==> flow/design.v <==
`timescale 1ns/1ns
module alu(
    input wire [15:0] a, b,
    input wire [3:0] alu_op,
    output reg [15:0] alu_result,
    output  wire zero
);
    always @(*) begin
    case (alu_op)
        4'b0000: alu_result = a + b;
        4'b0001: alu_result = a - b;
        4'b0010: alu_result = a & b;
        4'b0011 : alu_result = a | b;
        4'b0100: alu_result = a ^ b;
        4'b0101: alu_result = ($signed(a) < $signed(b)) ? 16'd1 : 16'd0;
        default : alu_result = 16'd0;
    endcase
end
    assign zero = (alu_result == 16'd0);
endmodule
module control(
    input wire [3:0] opcode,
    input wire is_nop,
    output reg reg_write,
    output reg alu_src,
    output reg mem_read,
    output reg mem_write,
    output reg mem_to_reg,
    output reg branch,
    output reg branch_ne,
    output reg jump,
    output reg halt,
    output reg [3:0] alu_op
);
    always @(*) begin
        reg_write = 0; alu_src = 0;
        mem_read = 0; mem_write = 0; mem_to_reg = 0;
        branch = 0; branch_ne = 0; jump = 0;
        halt = 0;
        alu_op = 4'b0000;
        if (is_nop) begin
        end else case (opcode)
            4'h0  : begin reg_write=1; alu_op=4'b0000; end
            4'h1  : begin reg_write=1; alu_op=4'b0001; end
            4'h2  : begin reg_write=1; alu_op=4'b0010; end
            4'h3   : begin reg_write=1; alu_op=4'b0011; end
            4'h4  : begin reg_write=1; alu_op=4'b0100; end
            4'h5  : begin reg_write=1; alu_op=4'b0101; end
            4'h6 : begin reg_write=1; alu_src=1; end
            4'h7 : begin reg_write=1; alu_src=1; alu_op=4'b0010; end
            4'h8  : begin reg_write=1; alu_src=1; alu_op=4'b0011; end
            4'h9 : begin reg_write=1; alu_src=1; alu_op=4'b0100; end
            4'hA   : begin reg_write=1; alu_src=1; mem_read=1; mem_to_reg=1; end
            4'hB   : begin alu_src=1; mem_write=1; end
            4'hC  : begin branch=1; alu_op=4'b0001; end
            4'hD  : begin branch_ne=1; alu_op=4'b0001; end
            4'hE : begin jump=1; end
            4'hF : begin halt=1; end
        endcase
    end
endmodule
`timescale 1ns/1ns
module regfile(
    input wire clk,
    input wire rst,
    input wire reg_write,
    input wire [3:0] rs1,
    input wire [3:0] rs2,
    input wire [3:0] rd,
    input wire [15:0] rd_data,
    output wire [15:0] rs1_data,
    output wire [15:0] rs2_data
);
    reg [15:0] regs [0:15];
    integer i;
    always @(posedge clk or posedge rst) begin
        if (rst) begin
            for (i = 0; i < 16; i = i + 1)
                regs[i] <= 16'd0;
        end 
        else if (reg_write && rd != 4'd0) begin
            regs[rd] <= rd_data;
        end
    end
    wire [15:0] rs1_raw = (rs1 == 4'd0) ? 16'd0 : regs[rs1];
    wire [15:0] rs2_raw = (rs2 == 4'd0) ? 16'd0 : regs[rs2];
    assign rs1_data = (reg_write && (rd == rs1) && (rd != 4'd0)) ? rd_data : rs1_raw;
    assign rs2_data = (reg_write && (rd == rs2) && (rd != 4'd0)) ? rd_data : rs2_raw;
endmodule
`timescale 1ns/1ns
module hazard_unit (
    input wire [3:0] ifid_rs1,
    input wire [3:0] ifid_rs2,
    input wire [3:0] idex_rd,
    input wire idex_mem_read,
    output reg pc_write,       
    output reg ifid_write,     
    output reg idex_flush      
);
    always @(*) begin
        pc_write = 1'b1;
        ifid_write = 1'b1;
        idex_flush = 1'b0;
        if (idex_mem_read &&
            (idex_rd != 4'd0) &&
            ((idex_rd == ifid_rs1) || (idex_rd == ifid_rs2))) begin
            pc_write = 1'b0;       
            ifid_write = 1'b0;     
            idex_flush = 1'b1;     
        end
    end
endmodule
`timescale 1ns/1ns
module forwarding_unit (
    input wire [3:0] idex_rs1,
    input wire [3:0] idex_rs2,
    input wire exmem_reg_write,
    input wire exmem_mem_to_reg,
    input wire [3:0] exmem_rd,
    input wire memwb_reg_write,
    input wire [3:0] memwb_rd,
    input wire wb_reg_write,
    input wire [3:0] wb_rd,
    output reg [1:0] forward_a,     
    output reg [1:0] forward_b      
);
    always @(*) begin
        forward_a = 2'b00;
        forward_b = 2'b00;
        if (exmem_reg_write && !exmem_mem_to_reg &&
            exmem_rd != 4'd0 &&
            exmem_rd == idex_rs1) begin
            forward_a = 2'b10;
        end
        else if (memwb_reg_write && memwb_rd != 4'd0 &&
                 !(exmem_reg_write && !exmem_mem_to_reg && exmem_rd == idex_rs1) &&
                 memwb_rd == idex_rs1) begin
            forward_a = 2'b01;
        end
        else if (wb_reg_write && wb_rd != 4'd0 && wb_rd == idex_rs1) begin
            forward_a = 2'b11;
        end
        if (exmem_reg_write && !exmem_mem_to_reg &&
            exmem_rd != 4'd0 &&
            exmem_rd == idex_rs2) begin
            forward_b = 2'b10;
        end
        else if (memwb_reg_write && memwb_rd != 4'd0 &&
                 !(exmem_reg_write && !exmem_mem_to_reg && exmem_rd == idex_rs2) &&
                 memwb_rd == idex_rs2) begin
            forward_b = 2'b01;
        end
        else if (wb_reg_write && wb_rd != 4'd0 && wb_rd == idex_rs2) begin
            forward_b = 2'b11;
        end
    end
endmodule
`timescale 1ns/1ns
module pipe_if_id (
    input wire clk,
    input wire rst,
    input wire stall,            
    input wire flush,            
    input wire [15:0] if_pc,
    input wire [15:0] if_instr,
    output reg [15:0] id_pc,
    output reg [15:0] id_instr
);
    always @(posedge clk or posedge rst) begin
        if (rst) begin
            id_pc <= 16'd0;
            id_instr <= 16'h0000;
        end
        else if (flush) begin
            id_pc <= 16'd0;
            id_instr <= 16'h0000;   
        end 
        else if (!stall) begin
            id_pc <= if_pc;
            id_instr <= if_instr;
        end
    end
endmodule
`timescale 1ns/1ns
module pipe_id_ex (
    input wire clk,
    input wire rst,
    input wire flush,
    input wire [15:0] id_pc,
    input wire [15:0] id_rs1_data,
    input wire [15:0] id_rs2_data,
    input wire [15:0] id_imm,
    input wire [3:0] id_rs1,
    input wire [3:0] id_rs2,
    input wire [3:0] id_rd,
    input wire [3:0] id_alu_op,
    input wire id_reg_write,
    input wire id_alu_src,
    input wire id_mem_read,
    input wire id_mem_write,
    input wire id_mem_to_reg,
    input wire id_branch,
    input wire id_branch_ne,
    output reg [15:0] ex_pc,
    output reg [15:0] ex_rs1_data,
    output reg [15:0] ex_rs2_data,
    output reg [15:0] ex_imm,
    output reg [3:0] ex_rs1,
    output reg [3:0] ex_rs2,
    output reg [3:0] ex_rd,
    output reg [3:0] ex_alu_op,
    output reg ex_reg_write,
    output reg ex_alu_src,
    output reg ex_mem_read,
    output reg ex_mem_write,
    output reg ex_mem_to_reg,
    output reg ex_branch,
    output reg ex_branch_ne
);
    always @(posedge clk or posedge rst) begin
        if (rst) begin
            ex_pc <= 16'd0;
            ex_rs1_data <= 16'd0;
            ex_rs2_data <= 16'd0;
            ex_imm <= 16'd0;
            ex_rs1 <= 4'd0;
            ex_rs2 <= 4'd0;
            ex_rd <= 4'd0;
            ex_alu_op <= 4'd0;
            ex_reg_write <= 1'b0;
            ex_alu_src <= 1'b0;
            ex_mem_read <= 1'b0;
            ex_mem_write <= 1'b0;
            ex_mem_to_reg <= 1'b0;
            ex_branch <= 1'b0;
            ex_branch_ne <= 1'b0;
        end
        else if (flush) begin
            ex_pc <= 16'd0;
            ex_rs1_data <= 16'd0;
            ex_rs2_data <= 16'd0;
            ex_imm <= 16'd0;
            ex_rs1 <= 4'd0;
            ex_rs2 <= 4'd0;
            ex_rd <= 4'd0;
            ex_alu_op <= 4'd0;
            ex_reg_write <= 1'b0;
            ex_alu_src <= 1'b0;
            ex_mem_read <= 1'b0;
            ex_mem_write <= 1'b0;
            ex_mem_to_reg <= 1'b0;
            ex_branch <= 1'b0;
            ex_branch_ne <= 1'b0;
        end
        else begin
            ex_pc <= id_pc;
            ex_rs1_data <= id_rs1_data;
            ex_rs2_data <= id_rs2_data;
            ex_imm <= id_imm;
            ex_rs1 <= id_rs1;
            ex_rs2 <= id_rs2;
            ex_rd <= id_rd;
            ex_alu_op <= id_alu_op;
            ex_reg_write <= id_reg_write;
            ex_alu_src <= id_alu_src;
            ex_mem_read <= id_mem_read;
            ex_mem_write <= id_mem_write;
            ex_mem_to_reg <= id_mem_to_reg;
            ex_branch <= id_branch;
            ex_branch_ne <= id_branch_ne;
        end
    end
endmodule
`timescale 1ns/1ns
module pipe_ex1_ex2 (
    input wire clk,
    input wire rst,
    input wire flush,            
    input wire [15:0] ex1_alu_result,
    input wire [15:0] ex1_rs2_data,
    input wire [15:0] ex1_branch_target,
    input wire [3:0] ex1_rd,
    input wire ex1_zero,
    input wire ex1_reg_write,
    input wire ex1_mem_read,
    input wire ex1_mem_write,
    input wire ex1_mem_to_reg,
    input wire ex1_branch,
    input wire ex1_branch_ne,
    output reg [15:0] ex2_alu_result,
    output reg [15:0] ex2_rs2_data,
    output reg [15:0] ex2_branch_target,
    output reg [3:0] ex2_rd,
    output reg ex2_zero,
    output reg ex2_reg_write,
    output reg ex2_mem_read,
    output reg ex2_mem_write,
    output reg ex2_mem_to_reg,
    output reg ex2_branch,
    output reg ex2_branch_ne
);
    always @(posedge clk or posedge rst) begin
        if (rst) begin
            ex2_alu_result <= 16'd0;
            ex2_rs2_data <= 16'd0;
            ex2_branch_target <= 16'd0;
            ex2_rd <= 4'd0;
            ex2_zero <= 1'b0;
            ex2_reg_write <= 1'b0;
            ex2_mem_read <= 1'b0;
            ex2_mem_write <= 1'b0;
            ex2_mem_to_reg <= 1'b0;
            ex2_branch <= 1'b0;
            ex2_branch_ne <= 1'b0;
        end 
        else if (flush) begin
            ex2_alu_result <= ex1_alu_result;
            ex2_rs2_data <= ex1_rs2_data;
            ex2_branch_target <= ex1_branch_target;
            ex2_rd <= ex1_rd;
            ex2_zero <= ex1_zero;
            ex2_reg_write <= 1'b0;
            ex2_mem_read <= 1'b0;
            ex2_mem_write <= 1'b0;
            ex2_mem_to_reg <= 1'b0;
            ex2_branch <= 1'b0;
            ex2_branch_ne <= 1'b0;
        end
        else begin
            ex2_alu_result <= ex1_alu_result;
            ex2_rs2_data <= ex1_rs2_data;
            ex2_branch_target <= ex1_branch_target;
            ex2_rd <= ex1_rd;
            ex2_zero <= ex1_zero;
            ex2_reg_write <= ex1_reg_write;
            ex2_mem_read <= ex1_mem_read;
            ex2_mem_write <= ex1_mem_write;
            ex2_mem_to_reg <= ex1_mem_to_reg;
            ex2_branch <= ex1_branch;
            ex2_branch_ne <= ex1_branch_ne;
        end
    end
endmodule
`timescale 1ns/1ns
module pipe_ex2_mem (
    input wire clk,
    input wire rst,
    input wire flush_mem,        
    input wire [15:0] ex2_alu_result,
    input wire [15:0] ex2_rs2_data,
    input wire [3:0]  ex2_rd,
    input wire [15:0] ex2_branch_target,
    input wire ex2_zero,
    input wire ex2_reg_write,
    input wire ex2_mem_read,
    input wire ex2_mem_write,
    input wire ex2_mem_to_reg,
    input wire ex2_branch,
    input wire ex2_branch_ne,
    output reg [15:0] mem_alu_result,
    output reg [15:0] mem_rs2_data,
    output reg [3:0]  mem_rd,
    output reg [15:0] mem_branch_target,
    output reg mem_zero,
    output reg mem_reg_write,
    output reg mem_mem_read,
    output reg mem_mem_write,
    output reg mem_mem_to_reg,
    output reg mem_branch,
    output reg mem_branch_ne
);
    always @(posedge clk or posedge rst) begin
        if (rst) begin
            mem_alu_result    <= 16'd0;
            mem_rs2_data      <= 16'd0;
            mem_rd            <= 4'd0;
            mem_branch_target <= 16'd0;
            mem_zero          <= 1'b0;
            mem_reg_write     <= 1'b0;
            mem_mem_read      <= 1'b0;
            mem_mem_write     <= 1'b0;
            mem_mem_to_reg    <= 1'b0;
            mem_branch        <= 1'b0;
            mem_branch_ne     <= 1'b0;
        end 
        else if (flush_mem) begin
            mem_alu_result    <= 16'd0;
            mem_rs2_data      <= 16'd0;
            mem_rd            <= 4'd0;
            mem_branch_target <= 16'd0;
            mem_zero          <= 1'b0;
            mem_reg_write     <= 1'b0;
            mem_mem_read      <= 1'b0;
            mem_mem_write     <= 1'b0;
            mem_mem_to_reg    <= 1'b0;
            mem_branch        <= 1'b0;
            mem_branch_ne     <= 1'b0;
        end 
        else begin
            mem_alu_result    <= ex2_alu_result;
            mem_rs2_data      <= ex2_rs2_data;
            mem_rd            <= ex2_rd;
            mem_branch_target <= ex2_branch_target;
            mem_zero          <= ex2_zero;
            mem_reg_write     <= ex2_reg_write;
            mem_mem_read      <= ex2_mem_read;
            mem_mem_write     <= ex2_mem_write;
            mem_mem_to_reg    <= ex2_mem_to_reg;
            mem_branch        <= ex2_branch;
            mem_branch_ne     <= ex2_branch_ne;
        end
    end
endmodule
`timescale 1ns/1ns
module pipe_mem_wb(
    input wire clk,
    input wire rst,
    input wire flush,           
    input wire mem_to_reg_in,
    input wire reg_write_in,
    input wire [15:0] alu_result_in,
    input wire [15:0] mem_data_in,
    input wire [3:0] rd_in,
    output reg mem_to_reg,
    output reg reg_write,
    output reg [15:0] alu_result,
    output reg [15:0] mem_data,
    output reg [3:0] rd
);
    always @(posedge clk or posedge rst) begin
        if (rst) begin
            mem_to_reg <= 1'b0;
            reg_write  <= 1'b0;
            alu_result <= 16'd0;
            mem_data   <= 16'd0;
            rd         <= 4'd0;
        end
        else if (flush) begin
            mem_to_reg <= 1'b0;
            reg_write  <= 1'b0;
            alu_result <= 16'd0;
            mem_data   <= 16'd0;
            rd         <= 4'd0;
        end
        else begin
            mem_to_reg <= mem_to_reg_in;
            reg_write  <= reg_write_in;
            alu_result <= alu_result_in;
            mem_data   <= mem_data_in;
            rd         <= rd_in;
        end
    end
endmodule
`timescale 1ns/1ns
module if_stage(
    input wire clk,
    input wire rst,
    input wire stall_if,           
    input wire flush_if,           
    input wire halt,               
    input wire branch_taken,       
    input wire [15:0] branch_target,   
    input wire jump_taken,         
    input wire [15:0] jump_target,     
    output wire [7:0] imem_addr,
    input wire [15:0] imem_data,
    output reg [15:0] if_pc,       
    output wire [15:0] if_instr    
);
    assign imem_addr = if_pc[7:0];
    assign if_instr = imem_data;
    always @(posedge clk or posedge rst) begin
        if (rst) begin
            if_pc <= 16'd0;
        end
        else if (branch_taken) begin
            if_pc <= branch_target;
        end
        else if (!stall_if && !halt) begin
            if (jump_taken) begin
                if_pc <= jump_target;
            end
            else begin
                if_pc <= if_pc + 16'd1;
            end
        end
    end
endmodule
`timescale 1ns/1ns
module cpu_top_pipeline (
    input wire clk,
    input wire rst,
    output wire [7:0]  imem_addr,
    input  wire [15:0] imem_data,
    output wire [7:0]  dmem_addr,
    output wire [15:0] dmem_wdata,
    output wire        dmem_we,
    input  wire [15:0] dmem_rdata,
    output wire        halted
);
    wire [15:0] if_pc, if_instr;
    wire if_stall, if_flush;
    wire [15:0] id_pc, id_instr;
    wire [3:0] id_opcode, id_rd, id_rs1, id_rs2;
    wire [15:0] id_rs1_data, id_rs2_data, id_imm;
    wire id_reg_write, id_alu_src, id_mem_read, id_mem_write, id_mem_to_reg;
    wire id_branch, id_branch_ne, id_jump;
    wire [3:0] id_alu_op;
    wire id_halt, id_pc_write;
    wire [15:0] ex1_pc, ex1_rs1_data, ex1_rs2_data, ex1_imm;
    wire [3:0] ex1_rd, ex1_rs1, ex1_rs2, ex1_alu_op;
    wire ex1_reg_write, ex1_alu_src, ex1_mem_read, ex1_mem_write, ex1_mem_to_reg;
    wire ex1_branch, ex1_branch_ne;
    wire [15:0] ex1_alu_result, ex1_branch_target;
    wire ex1_zero;
    wire [1:0] forward_a, forward_b;
    wire [15:0] ex1_rs1_fwd, ex1_rs2_fwd;
    wire [15:0] ex2_alu_result, ex2_rs2_data, ex2_branch_target;
    wire [3:0] ex2_rd;
    wire ex2_reg_write, ex2_mem_read, ex2_mem_write, ex2_mem_to_reg;
    wire ex2_branch, ex2_branch_ne, ex2_zero;
    wire [15:0] mem_alu_result, mem_rs2_data, mem_read_data, mem_branch_target;
    wire [3:0] mem_rd;
    wire mem_reg_write, mem_mem_read, mem_mem_write, mem_mem_to_reg;
    wire mem_branch, mem_branch_ne, mem_zero;
    wire [15:0] wb_alu_result, wb_mem_data, wb_write_data;
    wire [3:0] wb_rd;
    wire wb_reg_write, wb_mem_to_reg;
    wire stall_signal, flush_signal;
    wire branch_taken, jump_taken;
    wire [15:0] jump_target;
    wire ifid_write_en;
    reg fetch_stop;
    reg halt_ex1, halt_ex2, halt_mem, halt_wb;
    wire id_halt_go;
    assign halted = halt_wb;
    always @(posedge clk or posedge rst) begin
        if (rst) begin
            fetch_stop <= 1'b0;
            halt_ex1 <= 1'b0;
            halt_ex2 <= 1'b0;
            halt_mem <= 1'b0;
            halt_wb <= 1'b0;
        end
        else begin
            if (branch_taken)
                fetch_stop <= 1'b0;
            else if (id_halt_go)
                fetch_stop <= 1'b1;
            halt_ex1 <= id_halt_go;
            halt_ex2 <= halt_ex1 && !branch_taken;
            halt_mem <= halt_ex2;
            halt_wb <= halt_wb || halt_mem;
        end
    end
    hazard_unit u_hazard (
        .ifid_rs1(id_rs1),
        .ifid_rs2(id_rs2),
        .idex_rd(ex1_rd),
        .idex_mem_read(ex1_mem_read),
        .pc_write(id_pc_write),
        .ifid_write(ifid_write_en),
        .idex_flush(flush_signal)
    );
    assign stall_signal = ~ifid_write_en;
    assign jump_taken = id_jump && !stall_signal && !branch_taken && !fetch_stop;
    assign id_halt_go = id_halt && !stall_signal && !branch_taken && !fetch_stop;
    assign jump_target = {{4{id_instr[11]}}, id_instr[11:0]};   
    assign branch_taken = (ex2_branch && ex2_zero) || (ex2_branch_ne && !ex2_zero);
    assign if_flush = branch_taken || jump_taken || id_halt_go || fetch_stop;
    if_stage u_if (
        .clk(clk),
        .rst(rst),
        .stall_if(stall_signal),
        .flush_if(if_flush),
        .halt(fetch_stop || id_halt_go),
        .branch_taken(branch_taken),
        .branch_target(ex2_branch_target),
        .jump_taken(jump_taken),
        .jump_target(jump_target),
        .imem_addr(imem_addr),
        .imem_data(imem_data),
        .if_pc(if_pc),
        .if_instr(if_instr)
    );
    pipe_if_id u_if_id (
        .clk(clk),
        .rst(rst),
        .stall(stall_signal),
        .flush(if_flush),
        .if_pc(if_pc),
        .if_instr(if_instr),
        .id_pc(id_pc),
        .id_instr(id_instr)
    );
    assign id_opcode = id_instr[15:12];
    assign id_rd = id_instr[11:8];
    assign id_rs1 = id_instr[7:4];
    assign id_rs2 = id_instr[3:0];
    assign id_imm = {{12{id_instr[3]}}, id_instr[3:0]};   
    control u_ctrl (
        .opcode(id_opcode),
        .is_nop(id_instr == 16'h0000),
        .reg_write(id_reg_write),
        .alu_src(id_alu_src),
        .mem_read(id_mem_read),
        .mem_write(id_mem_write),
        .mem_to_reg(id_mem_to_reg),
        .branch(id_branch),
        .branch_ne(id_branch_ne),
        .jump(id_jump),
        .alu_op(id_alu_op),
        .halt(id_halt)
    );
    regfile u_rf (
        .clk(clk),
        .rst(rst),
        .reg_write(wb_reg_write),
        .rs1(id_rs1),
        .rs2(id_rs2),
        .rd(wb_rd),
        .rd_data(wb_write_data),
        .rs1_data(id_rs1_data),
        .rs2_data(id_rs2_data)
    );
    pipe_id_ex u_id_ex (
        .clk(clk),
        .rst(rst),
        .flush(flush_signal || if_flush),
        .id_pc(id_pc),
        .id_rs1(id_rs1),
        .id_rs2(id_rs2),
        .id_rd(id_rd),
        .id_rs1_data(id_rs1_data),
        .id_rs2_data(id_rs2_data),
        .id_imm(id_imm),
        .id_alu_op(id_alu_op),
        .id_reg_write(id_reg_write),
        .id_alu_src(id_alu_src),
        .id_mem_read(id_mem_read),
        .id_mem_write(id_mem_write),
        .id_mem_to_reg(id_mem_to_reg),
        .id_branch(id_branch),
        .id_branch_ne(id_branch_ne),
        .ex_pc(ex1_pc),
        .ex_rs1(ex1_rs1),
        .ex_rs2(ex1_rs2),
        .ex_rd(ex1_rd),
        .ex_rs1_data(ex1_rs1_data),
        .ex_rs2_data(ex1_rs2_data),
        .ex_imm(ex1_imm),
        .ex_alu_op(ex1_alu_op),
        .ex_reg_write(ex1_reg_write),
        .ex_alu_src(ex1_alu_src),
        .ex_mem_read(ex1_mem_read),
        .ex_mem_write(ex1_mem_write),
        .ex_mem_to_reg(ex1_mem_to_reg),
        .ex_branch(ex1_branch),
        .ex_branch_ne(ex1_branch_ne)
    );
    forwarding_unit u_fwd (
        .idex_rs1(ex1_rs1),
        .idex_rs2(ex1_rs2),
        .exmem_reg_write(ex2_reg_write),
        .exmem_mem_to_reg(ex2_mem_to_reg),
        .exmem_rd(ex2_rd),
        .memwb_reg_write(mem_reg_write),
        .memwb_rd(mem_rd),
        .wb_reg_write(wb_reg_write),
        .wb_rd(wb_rd),
        .forward_a(forward_a),
        .forward_b(forward_b)
    );
    wire [15:0] mem_fwd_data = mem_mem_to_reg ? mem_read_data : mem_alu_result;
    assign ex1_rs1_fwd = (forward_a == 2'b10) ? ex2_alu_result :
                         (forward_a == 2'b01) ? mem_fwd_data : 
                         (forward_a == 2'b11) ? wb_write_data :
                         ex1_rs1_data;
    assign ex1_rs2_fwd = (forward_b == 2'b10) ? ex2_alu_result :
                         (forward_b == 2'b01) ? mem_fwd_data : 
                         (forward_b == 2'b11) ? wb_write_data :
                         ex1_rs2_data;
    wire [15:0] alu_input_b = ex1_alu_src ? ex1_imm : ex1_rs2_fwd;
    alu u_alu (
        .a(ex1_rs1_fwd),
        .b(alu_input_b),
        .alu_op(ex1_alu_op),
        .alu_result(ex1_alu_result),
        .zero(ex1_zero)
    );
    assign ex1_branch_target = ex1_pc + ex1_imm;
    pipe_ex1_ex2 u_ex1_ex2 (
        .clk(clk),
        .rst(rst),
        .flush(branch_taken),
        .ex1_alu_result(ex1_alu_result),
        .ex1_rs2_data(ex1_rs2_fwd),
        .ex1_rd(ex1_rd),
        .ex1_branch_target(ex1_branch_target),
        .ex1_zero(ex1_zero),
        .ex1_reg_write(ex1_reg_write),
        .ex1_mem_read(ex1_mem_read),
        .ex1_mem_write(ex1_mem_write),
        .ex1_mem_to_reg(ex1_mem_to_reg),
        .ex1_branch(ex1_branch),
        .ex1_branch_ne(ex1_branch_ne),
        .ex2_alu_result(ex2_alu_result),
        .ex2_rs2_data(ex2_rs2_data),
        .ex2_rd(ex2_rd),
        .ex2_branch_target(ex2_branch_target),
        .ex2_zero(ex2_zero),
        .ex2_reg_write(ex2_reg_write),
        .ex2_mem_read(ex2_mem_read),
        .ex2_mem_write(ex2_mem_write),
        .ex2_mem_to_reg(ex2_mem_to_reg),
        .ex2_branch(ex2_branch),
        .ex2_branch_ne(ex2_branch_ne)
    );
    pipe_ex2_mem u_ex2_mem (
        .clk(clk),
        .rst(rst),
        .flush_mem(1'b0),
        .ex2_alu_result(ex2_alu_result),
        .ex2_rs2_data(ex2_rs2_data),
        .ex2_rd(ex2_rd),
        .ex2_branch_target(ex2_branch_target),
        .ex2_reg_write(ex2_reg_write),
        .ex2_mem_read(ex2_mem_read),
        .ex2_mem_write(ex2_mem_write),
        .ex2_mem_to_reg(ex2_mem_to_reg),
        .ex2_branch(ex2_branch),
        .ex2_branch_ne(ex2_branch_ne),
        .ex2_zero(ex2_zero),
        .mem_alu_result(mem_alu_result),
        .mem_rs2_data(mem_rs2_data),
        .mem_rd(mem_rd),
        .mem_branch_target(mem_branch_target),
        .mem_reg_write(mem_reg_write),
        .mem_mem_read(mem_mem_read),
        .mem_mem_write(mem_mem_write),
        .mem_mem_to_reg(mem_mem_to_reg),
        .mem_branch(mem_branch),
        .mem_branch_ne(mem_branch_ne),
        .mem_zero(mem_zero)
    );
    assign dmem_addr = mem_alu_result[7:0];
    assign dmem_wdata = mem_rs2_data;
    assign dmem_we = mem_mem_write;
    assign mem_read_data = dmem_rdata;
    pipe_mem_wb u_mem_wb (
        .clk(clk),
        .rst(rst),
        .flush(1'b0),
        .mem_to_reg_in(mem_mem_to_reg),
        .reg_write_in(mem_reg_write),
        .alu_result_in(mem_alu_result),
        .mem_data_in(mem_read_data),
        .rd_in(mem_rd),
        .mem_to_reg(wb_mem_to_reg),
        .reg_write(wb_reg_write),
        .alu_result(wb_alu_result),
        .mem_data(wb_mem_data),
        .rd(wb_rd)
    );
    assign wb_write_data = wb_mem_to_reg ? wb_mem_data : wb_alu_result;
endmodule
### Step by step through the tools: cpu_top_pipeline

The steps from the RTL of cpu_top_pipeline to its reports follow in flow order.
Line numbers count from 1 in the design file above.
Operators: Yosys type, input widths -> output width; for muxes data width and select width s.
Library cell names are shortened.
A cell with -- has no value.

| set-up | value |
|---|---|
| top module | cpu_top_pipeline |
| clock input | clk |
| cell library | sky130hd |
| corner | tt_025C_1v80 |

### Elaborated design

Source: Yosys, flattened and elaborated. Widths are those after wreduce. Registers that Yosys merges into a memory's read port (data or address) are not register bits. Print and check cells do not count. Equal cells are merged and count once.
Memory sizes are those after Yosys's memory passes, which may raise the word count (mostly to a power of two), join words into wider ones and drop unused or constant bits.

| cells by class | value |
|---|---|
| add/sub/neg operators | 4 |
| magnitude comparators | 1 |
| eq/ne operators | 67 |
| mux-type cells | 64 |
| bitwise gates (word level) | 3 |
| reductions and logical operators | 72 |

Operator list:

| cell | number |
|---|---|
| $pmux 16 s15 | 2 |
| $mux 16 | 24 |
| $eq 4x4->1 const B | 24 |
| $pmux 16 s6 | 1 |
| $eq 4x3->1 const B | 14 |
| $eq 4x4->1 | 10 |
| $add 16x16->16 | 2 |
| $logic_not 16->1 | 2 |
| $eq 4x2->1 const B | 8 |
| $logic_and 1x1->1 | 30 |
| $reduce_and 2->1 | 15 |
| $mux 1 | 26 |
| $mux 4 | 5 |
| $add 16x1->16 const B | 1 |
| $sub 16x16->16 | 1 |
| $lt 16x16->1 | 1 |
| $and 16x16->16 | 1 |
| $or 16x16->16 | 1 |
| $xor 16x16->16 | 1 |
| $eq 4x1->1 const B | 4 |
| $reduce_bool 4->1 | 4 |
| $logic_not 4->1 | 3 |
| $mux 2 | 6 |
| $logic_or 1x1->1 | 8 |
| $logic_not 1->1 | 8 |
| $eq 2x2->1 const B | 4 |
| $eq 2x1->1 const B | 2 |
| $reduce_bool 2->1 | 2 |
| $ne 2x2->1 const B | 1 |

| bit counts | value |
|---|---|
| flip-flop bits (word level) | 515 |
| bits in read-only memories | 192 |
| memories | 1 |
| input port bits | 34 |
| output and inout port bits | 34 |
| elaborated cells | 271 |

Memories:

| name | depth | bits a word | read ports | wr ports | line | text |
|---|---|---|---|---|---|---|
| (no name shown) | 16 | 12 | 1 | 0 | 42 | `end else case (opcode)` |

### Depth

Depth = most cells in a row (Yosys ltp): at word level without a register or memory, in the mapped netlist without a sequential cell, where the memories' decode and read muxes count.

| depth | value |
|---|---|
| word-level depth | 17 |
| ABC_AREA | 1 |
| mapped depth | 31 |
| depth with buffers taken out | 29 |

### Synthesis result

The flow's flattened synthesis, as Yosys stat reports it; memories are mapped. The netlist is that of the ABC_AREA named above (0 if unset); the other value can give another one.
Totals and module areas in this step are rounded.

Cell types:

| type | number | total area (um2) |
|---|---|---|
| dfrtp_1 | 465 | 1.16E+04 |
| nand2_1 | 813 | 3.05E+03 |
| o21ai_0 | 346 | 1.73E+03 |
| inv_1 | 431 | 1.62E+03 |
| nor2_1 | 323 | 1.21E+03 |
| o22ai_1 | 158 | 988.448 |
| nand3_1 | 171 | 855.821 |
| ha_1 | 57 | 713.184 |
| a21oi_1 | 89 | 445.427 |
| clkbuf_1 | 89 | 334.07 |
| buf_2 | 43 | 215.206 |
| xnor2_1 | 22 | 192.685 |
| a41oi_1 | 20 | 175.168 |
| buf_4 | 23 | 172.666 |
| nand4_1 | 25 | 156.4 |
| xor2_1 | 16 | 140.134 |
| nor3_1 | 24 | 120.115 |
| buf_6 | 10 | 112.608 |

Other cell types: 35; their cells: 176.

| mapped netlist | value |
|---|---|
| mapped cells | 3,301 |
| synthesis area | 25,000 um2 |
| sequential part of the area | 12,000 um2 |
| flip-flops | 465 |
| buffers | 167 |

### Path before layout

Source: OpenSTA report_checks on the synthesized netlist (no wires, ideal clock, input and output delay 20% of the period each), path of least setup slack; recovery checks are left aside. Register names are those of the netlist, which keeps one name where synthesis merged equal registers.

| path after synthesis | value |
|---|---|
| kind | register to register |
| from | register u_id_ex.ex_imm[14] |
| to | register u_ex1_ex2.ex2_zero |
| clock period | 5,500 ps |
| setup time | 71 ps |
| launch time at the first pin | 0 ps |
| arrival time | 3,425 ps |
| required time | 5,429 ps |
| path slack | 2,004 ps |
| delay of the path | 3,496 ps |
| stages | 32 |
| buffers on the path | 2 |
| period reached after synthesis | 3,496 ps |

"delay of the path" is the arrival time less input delay plus setup time.
"stages" counts driving pins, that of a launching flip-flop among them; a cell with two outputs on the path counts twice.
"period reached after synthesis" = period - worst setup slack (recovery checks aside). The figure is calculated, with input and output delays left at 20% of the set period.
Between the ends stands the longest chain of elaborated cells between them, by number of cells; it is not shown to be the way that was timed. Of several equally long chains one is given.
A line is the first line of the expression or statement that the cell stems from. Yosys adds cells for indexed reads and writes and turns some case tables into memories.
At most two assigning lines are given for a register; there are more.

| on the way, after synthesis | value |
|---|---|
| cells stage by stage | dfrtp_1 buf_2 inv_2 nand2_1 nand2_1 nand2_1 nor2_2 nand3_2 nand3_4 inv_2 buf_6 nand2_1 nand3_1 nand2_1 nand2_1 a21boi_0 ha_1 inv_1 fa_1 inv_1 nand2_1 nand2_1 nand3b_1 nand2_1 nand3b_1 nand2_1 nand2_1 nand3_1 nand2_1 nor2_1 nand3_1 nor2_1 |
| length of the longest elaborated chain | 5 |
| elaborated cells between the ends (all ways) | 10 |
| RTL lines with such cells | 9 |
| those cells by class | add/sub (2); compare (1); mux (3); logic (3); reduce/logical (1) |

Ends and longest elaborated chain, after synthesis:

| what | line | text |
|---|---|---|
| start: declaration | 207 | `output reg [15:0] ex_imm,` |
| start: assignment | 225 | `ex_imm <= 16'd0;` |
| start: assignment | 259 | `ex_imm <= id_imm;` |
| $mux 16 | 683 | `wire [15:0] alu_input_b = ex1_alu_src ? ex1_imm : ex1_rs2_fwd;` |
| $lt 16x16->1 | 15 | `4'b0101: alu_result = ($signed(a) < $signed(b)) ? 16'd1 : 16'd0;` |
| $mux 1 | 15 |  |
| $pmux 16 s6 | 9 | `case (alu_op)` |
| $logic_not 16->1 | 19 | `assign zero = (alu_result == 16'd0);` |
| end: assignment | 321 | `ex2_zero <= ex1_zero;` |
| end: assignment | 334 | `ex2_zero <= ex1_zero;` |
| end: declaration | 294 | `output reg ex2_zero,` |

### Path in the finished layout

From the final timing report of flow run B: the path of least setup slack in the routed layout; clock arrival at registers is part of the times.
The report prints the path's times to 10 ps; the period is as set.

| path after layout | value |
|---|---|
| kind | register to register |
| from | register u_mem_wb.mem_to_reg |
| to | register u_ex1_ex2.ex2_zero |
| clock period | 5,500 ps |
| setup time | 80 ps |
| launch time at the first pin | 640 ps |
| arrival time | 5,470 ps |
| required time | 6,060 ps |
| path slack | 590 ps |
| stages | 22 |
| buffers on the path | 3 |

Between the ends stands the longest chain of elaborated cells between them, by number of cells; it is not shown to be the way that was timed. Of several equally long chains one is given.
At most two assigning lines are given for a register; there are more.

| on the way, after layout | value |
|---|---|
| cells stage by stage | dfrtp_1 buf_4 nand2_1 o21ai_2 buf_8 inv_1 clkbuf_2 nand2_1 nand2_1 nor2_1 nor2_1 ha_2 inv_1 a21oi_1 o21ai_0 a21oi_1 nand2_1 nor2_1 nor2_1 nor2_1 nand3_1 nor2_4 |
| length of the longest elaborated chain | 9 |
| elaborated cells between the ends (all ways) | 17 |
| RTL lines with such cells | 16 |
| those cells by class | add/sub (2); compare (1); mux (10); logic (3); reduce/logical (1) |

Ends and longest elaborated chain, after layout:

| what | line | text |
|---|---|---|
| start: declaration | 424 | `output reg mem_to_reg,` |
| start: assignment | 432 | `mem_to_reg <= 1'b0;` |
| start: assignment | 446 | `mem_to_reg <= mem_to_reg_in;` |
| $mux 16 | 765 | `assign wb_write_data = wb_mem_to_reg ? wb_mem_data : wb_alu_result;` |
| $mux 16 | 681 | `(forward_b == 2'b11) ? wb_write_data :` |
| $mux 16 | 680 | `(forward_b == 2'b01) ? mem_fwd_data :` |
| $mux 16 | 679 | `assign ex1_rs2_fwd = (forward_b == 2'b10) ? ex2_alu_result :` |
| $mux 16 | 683 | `wire [15:0] alu_input_b = ex1_alu_src ? ex1_imm : ex1_rs2_fwd;` |
| $lt 16x16->1 | 15 | `4'b0101: alu_result = ($signed(a) < $signed(b)) ? 16'd1 : 16'd0;` |
| $mux 1 | 15 |  |
| $pmux 16 s6 | 9 | `case (alu_op)` |
| $logic_not 16->1 | 19 | `assign zero = (alu_result == 16'd0);` |
| end: assignment | 321 | `ex2_zero <= ex1_zero;` |
| end: assignment | 334 | `ex2_zero <= ex1_zero;` |
| end: declaration | 294 | `output reg ex2_zero,` |

--- measured runs ---
6 stored runs of cpu_top_pipeline in the flow (synthesis by Yosys, layout by OpenROAD, sky130hd cells), in arbitrary order. Constraints: input delay and output delay 20% of the set period each, output load 0.01 pF.
"critical setup path time": the worst setup path's part of the clock period (all of it between registers, 20% less for each end at a port) less its slack. A launch clock that arrives late makes it longer, a capture clock that arrives late makes it shorter.
"critical setup path time" is known to 10 ps.
Values from the reports are rounded here.
Among the settings, - means not set for that run.
Results: - = not shown.

| run name | ABC_AREA | CAP_MARGIN | CELL_PAD_IN_SITES_DETAIL_PLACEMENT | CELL_PAD_IN_SITES_GLOBAL_PLACEMENT | CORE_UTILIZATION | CTS_CLUSTER_SIZE | GPL_ROUTABILITY_DRIVEN | GPL_TIMING_DRIVEN | MIN_ROUTING_LAYER | PLACE_DENSITY_LB_ADDON | SETUP_SLACK_MARGIN | SLEW_MARGIN | TNS_END_PERCENT | period_ns | CORE_MARGIN | PLACE_DENSITY | MAX_ROUTING_LAYER | worst slack on setup checks (ps) | critical setup path time (ps) | critical path type | setup total negative slack (ps) | cell area after synthesis (um2) | standard-cell area after routing (um2) | die footprint (um2) |
|---|---|---|---|---|---|---|---|---|---|---|---|---|---|---|---|---|---|---|---|---|---|---|---|---|
| flow run A | 1 | 30 | 2 | 0 | 32 | 96 | 0 | 0 | met2 | 0.29 | 0.43 | 5 | 75 | 5.5 | 2 | - | - | - | - | - | - | - | - | - |
| flow run B | 1 | 30 | 2 | 3 | 40 | 96 | 0 | 0 | - | - | 0.43 | 20 | - | 5.5 | 2 | 0.77 | - | 590 | 4,910 | register to register | 0 | 25,000 | 29,000 | 65,000 |
| flow run C | 0 | 30 | 2 | 0 | 32 | 96 | 0 | 0 | met2 | 0.29 | - | 0 | 75 | 4.13 | 2 | - | met4 | - | - | - | - | - | - | - |
| flow run D | - | 20 | - | - | 40 | - | - | - | - | - | -0.29 | 20 | - | 5.31 | 2 | 0.6 | - | 26 | 5,280 | register to register | 0 | 24,000 | 27,000 | 61,000 |
| flow run E | - | 20 | - | - | 45 | - | - | - | - | - | - | 20 | - | 5.31 | 2 | 0.6 | - | 340 | 4,970 | register to register | 0 | 24,000 | 27,000 | 54,000 |
| flow run F | 1 | 30 | 2 | 0 | 32 | 96 | 0 | 0 | met2 | 0.29 | 0.43 | 5 | 75 | 4.13 | 2 | - | met4 | - | - | - | - | - | - | - |

Flow run A: stopped before the end: routing reported GRT-0116
Flow run C: stopped before the end: routing reported GRT-0116
Flow run F: stopped before the end: routing reported GRT-0116
--- end ---
